==> flow/design.v <==
module Booth4(
    input   wire    [63:0]  A,
    input   wire    [2:0]   B_pp,
    output  reg     [64:0]  PP,
    output  wire    E,
    output  wire    S
);
    assign E = ((B_pp == 3'b000) || (A[63] == B_pp[2])) && (B_pp != 3'b111);
    assign S = B_pp[2];
    always @ (*) begin
        case (B_pp)
            3'b000: PP = 65'b0;
            3'b001: PP = {A[63], A};
            3'b010: PP = {A[63], A};
            3'b011: PP = {A, 1'b0};
            3'b100: PP = ~{A, 1'b0};
            3'b101: PP = ~{A[63], A};
            3'b110: PP = ~{A[63], A};
            3'b111: PP = ~65'b0;
        endcase
    end
endmodule
module booth_mul64(
    input   wire    clk,
    input   wire    nrst,
    input   wire    [63:0]  A,
    input   wire    [63:0]  B,
    output  reg     [127:0] P,
    input   wire    start,
    output  wire    ready
);
    localparam S_IDLE = 2'b00;
    localparam S_LOAD = 2'b01;
    localparam S_BUSY = 2'b10;
    localparam S_FINISH = 2'b11;
    reg [1:0] STATE;
    reg [1:0] next_state;
    reg [5:0] count;
    assign ready = (STATE == S_IDLE);
    reg [63:0] A_buf;
    reg [64:0] B_buf;
    reg [67:0] P_cur;
    reg [63:0] P_sft;
    reg [63:0] Ss;
    wire [64:0] PP;
    wire E, S;
    Booth4 enc(A_buf, B_buf[2:0], PP, E, S);
    always @ (*) begin
        next_state = STATE;
        if (STATE == S_IDLE && start == 1'b1)
            next_state = S_LOAD;
        if (STATE == S_LOAD)
            next_state = S_BUSY;
        if (STATE == S_BUSY && count == 6'd31)
            next_state = S_FINISH;
        if (STATE == S_FINISH)
            next_state = S_IDLE;
    end
    always @ (posedge clk or negedge nrst) begin
        if (~nrst) begin
            STATE <= S_IDLE;
        end
        else begin
            STATE <= next_state;
        end
    end
    always @ (posedge clk or negedge nrst) begin
        if (~nrst) begin
            count <= 6'd0;
        end
        else begin
            if (STATE == S_BUSY)
                count <= count + 1;
            else
                count <= 6'd0;
        end
    end
    always @ (posedge clk or negedge nrst) begin
        if (~nrst) begin
            A_buf <= 64'd0;
            B_buf <= 64'd0;
        end
        else begin
            if (next_state == S_LOAD) begin
                A_buf <= A;
                B_buf <= {B, 1'b0};
            end
            else if (STATE == S_BUSY) begin
                B_buf <= B_buf >> 2;
            end
        end
    end
    always @ (posedge clk or negedge nrst) begin
        if (~nrst) begin
            P_cur <= 68'd0;
            P_sft <= 64'd0;
        end
        else begin
            if (STATE == S_BUSY) begin
                if (count == 6'd0)
                    {P_cur, P_sft} <= {(P_cur + {E, ~E, ~E, PP}), P_sft} >> 2;
                else
                    {P_cur, P_sft} <= {(P_cur + {1'b1, E, PP}), P_sft} >> 2;
            end
            else begin
                P_cur <= 68'd0;
                P_sft <= 64'd0;
            end
        end
    end
    always @ (posedge clk or negedge nrst) begin
        if (~nrst) begin
            Ss <= 64'b0;
        end
        else begin
            if (STATE == S_BUSY) begin
                Ss <= {1'b0, S, Ss[63:2]};
            end
            else begin
                Ss <= 64'd0;
            end
        end
    end
    always @ (posedge clk or negedge nrst) begin
        if (~nrst) begin
            P <= 128'd0;
        end
        else begin
            if (STATE == S_FINISH) begin
                P <= {P_cur[63:0], P_sft} + Ss;
            end
            else if (next_state == S_LOAD) begin
                P <= 128'd0;
            end
        end
    end
endmodule
# == Tool chain data of booth_mul64 ==
# Tool output for the design above, in the order of the flow.
# Line numbers count from 1 in the design file above.
# Operators: Yosys type, input widths -> output width; for muxes data width and select width s.
# Library cell names are shortened.
# The mark - stands for no value.
# setup
top,booth_mul64
clock_port,clk
library,sky130hd
pvt_corner,tt_025C_1v80

# == Elaborated design ==
# Counts by Yosys on the flattened word-level netlist (proc, flatten, opt, wreduce; memories kept). Register bits leave out memories and registers merged into their read ports (data or address). Print and check cells are left out. Cells with the same type and inputs are merged into one.
# bits
ff_bits,458
output_inout_bits,129
elab_cells,55
input_bits,131
# classes
eq_ne,14
addsub,4
bitwise,3
n_mux,15
reduce_and_logical,11
# op_table
op,n
$pmux 65 s6,1
$mux 128,2
$mux 66,2
$not 65->65,2
$mux 65,2
$add 128x63->128,1
$mux 64,2
$add 66x67->68,1
$add 66x68->68,1
$mux 63,1
$eq 3x3->1 const B,4
$mux 2,4
$eq 3x2->1 const B,2
$add 6x1->6 const B,1
$eq 6x5->1 const B,1
$logic_not 6->1,1
$mux 6,1
$eq 2x1->1 const B,2
$eq 2x2->1 const B,2
$reduce_bool 2->1,2
$reduce_or 2->1,2
$logic_and 1x1->1,3
$eq 3x1->1 const B,1
$ne 3x3->1 const B,1
$logic_not 3->1,1
$logic_not 2->1,1
$eq 1x1->1,1
$logic_or 1x1->1,1
$not 1->1,1

# == Logic depth ==
# Yosys ltp: most cells in a row. Word level: on the elaborated netlist, between registers, memories and ports. Mapped: between sequential cells and ports; inverters and the memories' decode and read muxes count.
# logic_depth
word_depth,9
abc_area,0
depth_mapped,20

# == Netlist ==
# The flow's flattened synthesis, as Yosys stat reports it; memories are mapped. The netlist is that of the ABC_AREA named above (0 if unset); the other value can give another one.
# Totals and module areas in this step are rounded.
# mapped
stdcells,2898
mapped_area_um2,25100
seqArea_um2,10700
buf_cells,179
ffs,429
# types
type,n,area_total_um2
dfrtp_1,428,1.07E+04
nand2_1,534,2E+03
ha_1,103,1.29E+03
o21ai_0,229,1.15E+03
nor2_1,266,998.458
xnor2_1,107,937.149
a21oi_1,165,825.792
and2_1,116,725.696
xor2_1,82,718.189
mux2i_1,66,660.634
clkbuf_1,159,596.822
a221oi_1,67,586.813
o22ai_1,70,437.92
a21o_1,56,420.403
nand3_1,57,285.274
a31oi_1,36,225.216
nand4_1,33,206.448
and3_1,30,187.68
# Other cell types: 56; their cells: 294.
# By module: a second synthesis without flattening, with its own total; a netlist apart from the flattened one above.
# hier_totals
cells_unflattened,2871
area_unflattened_um2,25500
# Rows give one instance, submodules left out.
# modules
mod,mod_area_um2,mod_seq_area_um2,n_cells,n_inst
booth_mul64,23200,10700,2552,1
Booth4,2270,0.0,319,1

# == Path before layout ==
# Source: OpenSTA report_checks on the synthesized netlist (no wires, ideal clock, input and output delay 20% of the period each), path of least setup slack; recovery checks are left aside. Register names are those of the netlist, which keeps one name where synthesis merged equal registers.
# synth_path
path_type,register -> register
startpoint,register B_buf[1]
endpoint,register P_cur[63]
driving_pins,19
arrival_ps,4128
n_path_buf,2
period_ps,6000
path_delay_ps,4256
slack_ps,1745
required_ps,5872
t_first_pin_ps,0
period_less_setup_slack_ps,4255
# "path_delay_ps" = arrival - input delay + setup time.
# "driving_pins" counts driving pins, that of a launching flip-flop among them; a cell with two outputs on the path counts twice.
# "period_less_setup_slack_ps" is the clock period less the worst setup slack; recovery checks do not enter. This is arithmetic on one report: input and output delays are still those of the set period (20% each).
# The rows between start and end are the longest chain of elaborated cells between them; the timing report does not say that the signal goes this way. Where chains are equally long, one stands for them.
# A line is the first line of the expression or statement that the cell stems from. Yosys adds cells for indexed reads and writes and turns some case tables into memories.
# At most two assigning lines are given for a register; there are more.
# synth_via
path_cell_list,dfrtp_1 -> clkbuf_1 -> clkbuf_1 -> o22ai_1 -> nor2_1 -> nor2_1 -> a221oi_1 -> ha_1 -> a21oi_1 -> a2111oi_4 -> o21ai_2 -> o21ai_2 -> a21oi_2 -> o41a_1 -> o21a_1 -> o211ai_2 -> a31oi_1 -> o221ai_2 -> mux2_1
elab_chain_len,7
cells_between,19
cone_classes,add/sub: 2; eq/ne: 8; mux: 3; logic: 1; reduce/logical: 5
# synth_lines
item,line_no,rtl
start: declaration,41,reg [64:0] B_buf;
start: assignment,86,"B_buf <= {B, 1'b0};"
start: assignment,89,B_buf <= B_buf >> 2;
$logic_not 3->1,8,assign E = ((B_pp == 3'b000) || (A[63] == B_pp[2])) && (B_pp != 3'b111);
$logic_or 1x1->1,8,
$logic_and 1x1->1,8,
$not 1->1,101,"{P_cur, P_sft} <= {(P_cur + {E, ~E, ~E, PP}), P_sft} >> 2;"
$add 66x68->68,101,
$mux 66,100,if (count == 6'd0)
$mux 66,99,if (STATE == S_BUSY) begin
end: assignment,95,P_cur <= 68'd0;
end: assignment,106,P_cur <= 68'd0;

# == Path in the finished layout ==
# From the final timing report of entry A: the path of least setup slack in the routed layout; clock arrival at registers is part of the times.
# The path's times are printed in steps of 10 ps; the period is the one set.
# layout_path
path_type,register -> register
startpoint,register B_buf[0]
endpoint,register P_cur[63]
required_ps,6480
arrival_ps,5530
n_path_buf,1
t_first_pin_ps,610
driving_pins,15
slack_ps,960
period_ps,6000
# The rows between start and end are the longest chain of elaborated cells between them; the timing report does not say that the signal goes this way. Where chains are equally long, one stands for them.
# At most two assigning lines are given for a register; there are more.
# layout_via
path_cell_list,dfrtp_2 -> xor2_1 -> and2_2 -> buf_4 -> a221oi_1 -> ha_1 -> nand4_1 -> nor4b_1 -> a21oi_2 -> o41a_1 -> o21a_1 -> o211ai_2 -> a31oi_1 -> o221ai_2 -> mux2_1
elab_chain_len,7
cells_between,19
cone_classes,add/sub: 2; eq/ne: 8; mux: 3; logic: 1; reduce/logical: 5
# layout_lines
item,line_no,rtl
start: declaration,41,reg [64:0] B_buf;
start: assignment,86,"B_buf <= {B, 1'b0};"
start: assignment,89,B_buf <= B_buf >> 2;
$logic_not 3->1,8,assign E = ((B_pp == 3'b000) || (A[63] == B_pp[2])) && (B_pp != 3'b111);
$logic_or 1x1->1,8,
$logic_and 1x1->1,8,
$not 1->1,101,"{P_cur, P_sft} <= {(P_cur + {E, ~E, ~E, PP}), P_sft} >> 2;"
$add 66x68->68,101,
$mux 66,100,if (count == 6'd0)
$mux 66,99,if (STATE == S_BUSY) begin
end: assignment,95,P_cur <= 68'd0;
end: assignment,106,P_cur <= 68'd0;

FLOW RESULTS
============

Record of 4 stored runs of the RTL-to-layout flow on booth_mul64, platform sky130hd. The runs are unordered. Constraints: input delay and output delay 20% of the set period each, output load 0.01 pF.
"period_reached_ps" = clock period - worst setup slack. The figure is calculated, with input and output delays left at 20% of the set period.
"worst_setup_path_time_ps" means the part of the period allowed to the worst setup path (the constraints hold back 20% at inputs and 20% at outputs) less its slack; where the path has registers, the arrival times of their clocks count too.
"fin_power_w" is the tool's figure for a default switching activity; nothing was simulated.
"worst_setup_path_time_ps" is known to 10 ps.
The measured numbers are rounded.

Entry A, flow files:
==> flow/run.sh <==
#!/bin/bash
# the make line also repeats the synthesis and layout settings of config.mk as NAME=value (left out here)
make -C /OpenROAD-flow-scripts/flow DESIGN_CONFIG=/design/flow/config.mk WORK_HOME=/design/flow/orfs CLKGATE_MAP_FILE= finish
==> flow/config.mk <==
export PLATFORM = sky130hd
export DESIGN_NAME = booth_mul64
export DESIGN_NICKNAME = booth_mul64
export VERILOG_FILES = /design/flow/design.v
export SDC_FILE = /design/flow/constraint.sdc
export NUM_CORES = 4
export LEC_CHECK = 0
export CAP_MARGIN = 25
export CELL_PAD_IN_SITES_DETAIL_PLACEMENT = 1
export CORE_MARGIN = 2
export CORE_UTILIZATION = 40
export SLEW_MARGIN = 40
==> flow/constraint.sdc <==
create_clock -name core_clock -period 6.0 [get_ports {clk}]
set_input_delay 1.2000 -clock core_clock [delete_from_list [all_inputs] [get_ports {clk}]]
set_output_delay 1.2000 -clock core_clock [all_outputs]
set_load 0.01 [all_outputs]

==> results of entry A, as CSV <==
result,value
ys_area_um2,25100
layout_utilization_pct,49.0
final_die_area_um2,64700
period_reached_ps,5044
worst_setup_path_time_ps,5040
worst_path_kind,"register -> register"
worstSetupSlack_ps,956
cell_area_final_um2,30300
fin_power_w,0.0151
tns_ps,0

Entry B, flow files:
==> flow/run.sh <==
#!/bin/bash
# the make line also repeats the synthesis and layout settings of config.mk as NAME=value (left out here)
make -C /OpenROAD-flow-scripts/flow DESIGN_CONFIG=/design/flow/config.mk WORK_HOME=/design/flow/orfs CLKGATE_MAP_FILE= finish
==> flow/config.mk <==
export PLATFORM = sky130hd
export DESIGN_NAME = booth_mul64
export DESIGN_NICKNAME = booth_mul64
export VERILOG_FILES = /design/flow/design.v
export SDC_FILE = /design/flow/constraint.sdc
export NUM_CORES = 4
export LEC_CHECK = 0
export CAP_MARGIN = 20
export CORE_MARGIN = 2
export CORE_UTILIZATION = 70
export SLEW_MARGIN = 20
==> flow/constraint.sdc <==
create_clock -name core_clock -period 5.13 [get_ports {clk}]
set_input_delay 1.0260 -clock core_clock [delete_from_list [all_inputs] [get_ports {clk}]]
set_output_delay 1.0260 -clock core_clock [all_outputs]
set_load 0.01 [all_outputs]

==> results of entry B, as CSV <==
result,value
ys_area_um2,25100
layout_utilization_pct,83.0
final_die_area_um2,37300
period_reached_ps,4804
worst_setup_path_time_ps,4800
worst_path_kind,"register -> register"
worstSetupSlack_ps,326
cell_area_final_um2,29400
fin_power_w,0.0168
tns_ps,0

Entry C, flow files:
==> flow/run.sh <==
#!/bin/bash
# the make line also repeats the synthesis and layout settings of config.mk as NAME=value (left out here)
make -C /OpenROAD-flow-scripts/flow DESIGN_CONFIG=/design/flow/config.mk WORK_HOME=/design/flow/orfs CLKGATE_MAP_FILE= finish
==> flow/config.mk <==
export PLATFORM = sky130hd
export DESIGN_NAME = booth_mul64
export DESIGN_NICKNAME = booth_mul64
export VERILOG_FILES = /design/flow/design.v
export SDC_FILE = /design/flow/constraint.sdc
export NUM_CORES = 4
export LEC_CHECK = 0
export ABC_AREA = 1
export CAP_MARGIN = 0
export CELL_PAD_IN_SITES_DETAIL_PLACEMENT = 1
export CORE_MARGIN = 8
export CORE_UTILIZATION = 35
export GPL_TIMING_DRIVEN = 0
export MIN_ROUTING_LAYER = met2
export PLACE_DENSITY_LB_ADDON = 0.26
export SLEW_MARGIN = 25
==> flow/constraint.sdc <==
create_clock -name core_clock -period 6.0 [get_ports {clk}]
set_input_delay 1.2000 -clock core_clock [delete_from_list [all_inputs] [get_ports {clk}]]
set_output_delay 1.2000 -clock core_clock [all_outputs]
set_load 0.01 [all_outputs]

==> results of entry C, as CSV <==
result,value
ys_area_um2,30900
layout_utilization_pct,42.1
final_die_area_um2,97900
period_reached_ps,5540
worst_setup_path_time_ps,5540
worst_path_kind,"register -> register"
worstSetupSlack_ps,460
cell_area_final_um2,36900
fin_power_w,0.0193
tns_ps,0

Entry D, flow files:
==> flow/run.sh <==
#!/bin/bash
# the make line also repeats the synthesis and layout settings of config.mk as NAME=value (left out here)
make -C /OpenROAD-flow-scripts/flow DESIGN_CONFIG=/design/flow/config.mk WORK_HOME=/design/flow/orfs CLKGATE_MAP_FILE= finish
==> flow/config.mk <==
export PLATFORM = sky130hd
export DESIGN_NAME = booth_mul64
export DESIGN_NICKNAME = booth_mul64
export VERILOG_FILES = /design/flow/design.v
export SDC_FILE = /design/flow/constraint.sdc
export NUM_CORES = 4
export LEC_CHECK = 0
export ABC_AREA = 1
export CAP_MARGIN = 20
export CELL_PAD_IN_SITES_DETAIL_PLACEMENT = 2
export CELL_PAD_IN_SITES_GLOBAL_PLACEMENT = 1
export CORE_MARGIN = 2
export CORE_UTILIZATION = 46
export CTS_CLUSTER_DIAMETER = 61
export GPL_TIMING_DRIVEN = 0
export MAX_ROUTING_LAYER = met5
export MIN_ROUTING_LAYER = met1
export PLACE_DENSITY_LB_ADDON = 0.26
export SETUP_SLACK_MARGIN = 0.14
export SLEW_MARGIN = 35
==> flow/constraint.sdc <==
create_clock -name core_clock -period 3.41 [get_ports {clk}]
set_input_delay 0.6820 -clock core_clock [delete_from_list [all_inputs] [get_ports {clk}]]
set_output_delay 0.6820 -clock core_clock [all_outputs]
set_load 0.01 [all_outputs]

Entry D: not finished: placement ended with error DPL-0033
